==> flow/design.v <==
`timescale 1ns / 1ps
module div_iter (
  input div_clk,
  input resetn,
  input div,
  input div_signed,
  input [31:0] x,
  input [31:0] y,
  output [31:0]s,
  output [31:0] r,
  output reg complete
  );
  wire s_sign;
  wire r_sign;
  wire [31:0] x_abs;
  wire [31:0] y_abs;
  assign s_sign = div_signed ? (x[31] ^ y[31]) : 1'b0;
  assign r_sign = div_signed ? x[31] : 1'b0;
  assign x_abs  = div_signed ? (x[31] ? ~x + 32'd1 : x) : x;
  assign y_abs  = div_signed ? (y[31] ? ~y + 32'd1 : y) : y;
  wire [63:0] op_x_tmp;
  wire [32:0] op_x_high;
  wire        op_x_update;
  wire [32:0] sub_res;
  wire [31:0] r_tmp;
  wire [31:0] s_tmp1;
  reg  [63:0] op_x;
  reg  [32:0] op_y;
  reg  [5:0]  count;
  reg  [31:0] s_tmp;
  always @ ( posedge div_clk )
  begin
    if(!resetn)
    begin
      complete <= 1'b0;
      count    <= 6'd0;
      s_tmp    <= 32'd0;
    end
    else if(div&&!complete)
    begin
      if(count == 6'd0)
      begin
        op_x <= {32'd0,x_abs};
        op_y <= {1'b0,y_abs};
      end
      else if(op_x_update)
      begin
        op_x <= {sub_res,op_x_tmp[30:0]};
      end
      else if(!op_x_update)
        op_x <= op_x_tmp;
      count <= count == 6'd32 ? 6'd0 : count + 6'd1;
      complete <= count == 6'd32 ? 1'b1 : complete;
      s_tmp <= {s_tmp1[31:1],op_x_update};
    end
    else if(complete)
      complete <= 1'b0;
  end
assign s_tmp1 = (count == 6'd0) ? s_tmp : s_tmp << 1;
assign op_x_tmp = (count == 6'd0 || count == 6'd1) ? op_x : op_x << 1;
assign op_x_high = op_x_tmp[63:31];
assign sub_res = op_x_high + ~op_y + 1;
assign op_x_update = ~sub_res[32];
assign r_tmp = complete ? op_x[62:31] : 32'd0;
assign s = div_signed ? (s_sign ? ~s_tmp + 32'd1 : s_tmp) : s_tmp;
assign r = div_signed ? (r_sign ? ~r_tmp + 32'd1 : r_tmp) : r_tmp;
endmodule  
From RTL to reports: div_iter. The steps from the RTL of div_iter to its reports follow in flow order. Lines are those of the file above, counted from 1. Operators carry their Yosys type and port widths (W data, S select, Z words). A cell with n/a has no value.

Top: div_iter. Clock port: div_clk. Library: sky130hd. Timing corner: tt_025C_1v80.

Word-level counts. Yosys after proc, flatten, opt, wreduce and memory -nomap, before mapping. Memory bits, and registers merged into a memory's read port (data or address), are not among the register bits. Print and check cells are not counted. Equal cells are merged and count once.

Bits of input ports: 68. Register bits after elaboration: 135.

Under bitwise logic cells stands 8. The entry for add/sub/neg operators reads 7. For eq/ne operators the number is 3. For multiplexer cells the number is 17. The entry for reduce/logical cells reads 8.

Operators with widths (count): $mux W32 (10); $add A32 B1 Y32 const B (4); $not A32 Y32 (4); $mux W64 (1); $mux W63 (1); $not A32 Y33 (1); $add A33 B1 Y33 const B (1); $add A33 B33 Y33 (1); $add A6 B1 Y6 const B (1); $eq A6 B1 Y1 const B (1); $eq A6 B6 Y1 const B (1); $logic_not A6 Y1 (1); $mux W6 (1); $reduce_and A2 Y1 (2); $mux W1 (4); $reduce_and A3 Y1 (1); $not A1 Y1 (2); $ne A2 B1 Y1 const B (1); $reduce_or A2 Y1 (1); $xor A1 B1 Y1 (1); $logic_and A1 B1 Y1 (1); $logic_or A1 B1 Y1 (1); $logic_not A1 Y1 (1).

Logic depth. Depth = most cells in a row (Yosys ltp): at word level without a register or memory, in the mapped netlist without a sequential cell, where the memories' decode and read muxes count.

Depth in word-level cells: 7. Under ABC_AREA stands 1. The entry for gate-level depth with buffers reads 25. The figure for mapped depth without buffers is 24.

Netlist. Source: synth_stat.txt of the flow (Yosys; design flattened, memories mapped). It holds for the ABC_AREA given above (unset counts as 0); a run with the other value may have another netlist. The area totals of this step are shown rounded.

Flip-flop cells: 135. The figure for buffer cells is 47. The entry for cell count reads 1752. The entry for chip area (Yosys) reads 11670 um^2. For sequential area the number is 3664 um^2.

Cells by type: sky130_fd_sc_hd__edfxtp_1 (count 96, area in all 2.88E+03 um^2); sky130_fd_sc_hd__nand2_1 (count 471, area in all 1.77E+03 um^2); sky130_fd_sc_hd__inv_1 (count 277, area in all 1.04E+03 um^2); sky130_fd_sc_hd__dfxtp_1 (count 39, area in all 780.749 um^2); sky130_fd_sc_hd__nor2_1 (count 208, area in all 780.749 um^2); sky130_fd_sc_hd__o21ai_0 (count 129, area in all 645.619 um^2); sky130_fd_sc_hd__xor2_1 (count 67, area in all 586.813 um^2); sky130_fd_sc_hd__ha_1 (count 39, area in all 487.968 um^2); sky130_fd_sc_hd__a21oi_1 (count 80, area in all 400.384 um^2); sky130_fd_sc_hd__nand3_1 (count 79, area in all 395.379 um^2); sky130_fd_sc_hd__xnor2_1 (count 37, area in all 324.061 um^2); sky130_fd_sc_hd__nand2_2 (count 24, area in all 150.144 um^2); sky130_fd_sc_hd__nor3_1 (count 29, area in all 145.139 um^2); sky130_fd_sc_hd__nor2_2 (count 22, area in all 137.632 um^2); sky130_fd_sc_hd__o21bai_2 (count 11, area in all 123.869 um^2); sky130_fd_sc_hd__buf_2 (count 22, area in all 110.106 um^2); sky130_fd_sc_hd__o21bai_1 (count 12, area in all 90.086 um^2); sky130_fd_sc_hd__nand4_1 (count 13, area in all 81.328 um^2).

Not listed: further types 31, cells in them 97.

Path before layout. OpenSTA on the mapped netlist: ideal clock, no wires. The path of least setup slack (recovery checks aside). Input and output delay are each 20% of the period. Register names are those of the netlist, which keeps one name where synthesis merged equal registers.

Path type: input to register. From: input port div. To: register op_y[0]. The entry for data arrival time reads 4.384 ns. The entry for path slack reads 0.195 ns. The figure for delay of the path is 3.805 ns. Under driving pins on the path stands 6. Time at the first pin: 1.000 ns. The figure for clock period is 5.0 ns. For synthesis period reached the number is 4.805 ns.

"delay of the path" = arrival - input delay + setup time. "driving pins on the path" counts driving pins, that of a launching flip-flop among them; a cell with two outputs on the path counts twice. "synthesis period reached" is the clock period less the worst setup slack; recovery checks do not enter. This is arithmetic on one report: input and output delays are still those of the set period (20% each). Between the ends stands the longest chain of elaborated cells between them, by number of cells; it is not shown to be the way that was timed. Of several equally long chains one is given. Each line given opens the expression or statement behind the cell; cells for indexed reads and writes are added by Yosys, which also makes memories of some case tables.

Cells stage by stage: sky130_fd_sc_hd__inv_1 > sky130_fd_sc_hd__nor2_1 > sky130_fd_sc_hd__inv_2 > sky130_fd_sc_hd__nor2_1 > sky130_fd_sc_hd__inv_1 > sky130_fd_sc_hd__nor2_1. The entry for cells in the longest elaborated chain reads 2. Under elaborated cells on any way between the ends stands 2. The entry for source lines of those cells reads 1.

Ends and longest elaborated chain, post-synthesis: start: declaration (RTL line 5) `input div,`; $logic_and A1 B1 Y1 (RTL line 39) `else if(div&&!complete)`; $reduce_and A3 Y1; end: assignment (RTL line 44) `op_y <= {1'b0,y_abs};`.

Path in the finished layout. From the final timing report of record 1: the path of least setup slack in the routed layout; clock arrival at registers is part of the times.

Path type: input to output. From: input port div_signed. To: output port s[30]. Time at the first pin: 1.52 ns. The entry for data arrival time reads 5.02 ns. The entry for path slack reads 1.06 ns. Under driving pins on the path stands 10. The figure for clock period is 7.6 ns.

Between the ends stands the longest chain of elaborated cells between them, by number of cells; it is not shown to be the way that was timed. Of several equally long chains one is given.

Cells stage by stage: sky130_fd_sc_hd__clkdlybuf4s50_1 > sky130_fd_sc_hd__nand2_1 > sky130_fd_sc_hd__inv_1 > sky130_fd_sc_hd__o21ai_2 > sky130_fd_sc_hd__buf_4 > sky130_fd_sc_hd__inv_2 > sky130_fd_sc_hd__o21ai_0 > sky130_fd_sc_hd__nand2_1 > sky130_fd_sc_hd__xor2_1 > sky130_fd_sc_hd__clkdlybuf4s50_1. The entry for cells in the longest elaborated chain reads 3. Under elaborated cells on any way between the ends stands 3. The entry for source lines of those cells reads 2.

Ends and longest elaborated chain, after layout: start: declaration (RTL line 6) `input div_signed,`; $mux W1 (RTL line 17) `assign s_sign = div_signed ? (x[31] ^ y[31]) : 1'b0;`; $mux W32 (2 in a row) (RTL line 65) `assign s = div_signed ? (s_sign ? ~s_tmp + 32'd1 : s_tmp) : s_tmp;`; end: declaration (RTL line 9) `output [31:0]s,`.

Wiki page: div_iter / flow data

2 stored runs of div_iter in the flow (synthesis by Yosys, layout by OpenROAD, sky130hd cells), in arbitrary order. Constraints: input delay and output delay 20% of the set period each, output load 0.01 pF. By "time of the worst setup path" is meant the share of the clock period that the worst setup path is allowed (20% is reserved at inputs, 20% at outputs), minus its slack. Clock arrival times at its registers enter into it. Measured values are rounded.

Files of record 1:
==> flow/run.sh <==
#!/bin/bash
# the make line also repeats the synthesis and layout settings of config.mk as NAME=value (left out here)
make -C /OpenROAD-flow-scripts/flow DESIGN_CONFIG=/design/flow/config.mk WORK_HOME=/design/flow/orfs CLKGATE_MAP_FILE= finish
==> flow/config.mk <==
export PLATFORM = sky130hd
export DESIGN_NAME = div_iter
export DESIGN_NICKNAME = div_iter
export VERILOG_FILES = /design/flow/design.v
export SDC_FILE = /design/flow/constraint.sdc
export NUM_CORES = 4
export LEC_CHECK = 0
export ABC_AREA = 1
export CAP_MARGIN = 20
export CELL_PAD_IN_SITES_GLOBAL_PLACEMENT = 1
export CORE_ASPECT_RATIO = 0.5
export CORE_MARGIN = 2
export CORE_UTILIZATION = 23
export CTS_CLUSTER_SIZE = 45
export GPL_ROUTABILITY_DRIVEN = 1
export GPL_TIMING_DRIVEN = 1
export HOLD_SLACK_MARGIN = 0.13
export MIN_ROUTING_LAYER = met2
export PLACE_DENSITY = 0.4
export SETUP_SLACK_MARGIN = 0.56
export SLEW_MARGIN = 30
export TNS_END_PERCENT = 30
==> flow/constraint.sdc <==
create_clock -name core_clock -period 7.6 [get_ports {div_clk}]
set_input_delay 1.5200 -clock core_clock [delete_from_list [all_inputs] [get_ports {div_clk}]]
set_output_delay 1.5200 -clock core_clock [all_outputs]
set_load 0.01 [all_outputs]

Results of record 1. The chip area in the Yosys report is 11670 um^2. The full die area reads 52680 um^2. The measured utilization in the final report is 0.285. The worst slack on setup checks stands at 1.060 ns. The setup total negative slack comes to 0.000 ns. The time of the worst setup path reads 3.50 ns. Kind of the worst setup path: input to output.

Files of record 2:
==> flow/run.sh <==
#!/bin/bash
# the make line also repeats the synthesis and layout settings of config.mk as NAME=value (left out here)
make -C /OpenROAD-flow-scripts/flow DESIGN_CONFIG=/design/flow/config.mk WORK_HOME=/design/flow/orfs CLKGATE_MAP_FILE= finish
==> flow/config.mk <==
export PLATFORM = sky130hd
export DESIGN_NAME = div_iter
export DESIGN_NICKNAME = div_iter
export VERILOG_FILES = /design/flow/design.v
export SDC_FILE = /design/flow/constraint.sdc
export NUM_CORES = 4
export LEC_CHECK = 0
export ABC_AREA = 1
export CAP_MARGIN = 20
export CELL_PAD_IN_SITES_DETAIL_PLACEMENT = 2
export CELL_PAD_IN_SITES_GLOBAL_PLACEMENT = 1
export CORE_ASPECT_RATIO = 0.5
export CORE_MARGIN = 2
export CORE_UTILIZATION = 48
export CTS_CLUSTER_DIAMETER = 122
export CTS_CLUSTER_SIZE = 45
export GPL_ROUTABILITY_DRIVEN = 1
export GPL_TIMING_DRIVEN = 1
export MAX_ROUTING_LAYER = met5
export MIN_ROUTING_LAYER = met1
export PLACE_DENSITY = 0.4
export SETUP_SLACK_MARGIN = 1.2
export SLEW_MARGIN = 30
export TNS_END_PERCENT = 30
==> flow/constraint.sdc <==
create_clock -name core_clock -period 7.6 [get_ports {div_clk}]
set_input_delay 1.5200 -clock core_clock [delete_from_list [all_inputs] [get_ports {div_clk}]]
set_output_delay 1.5200 -clock core_clock [all_outputs]
set_load 0.01 [all_outputs]

Outcome of record 2: unfinished; error DPL-0033 in placement.
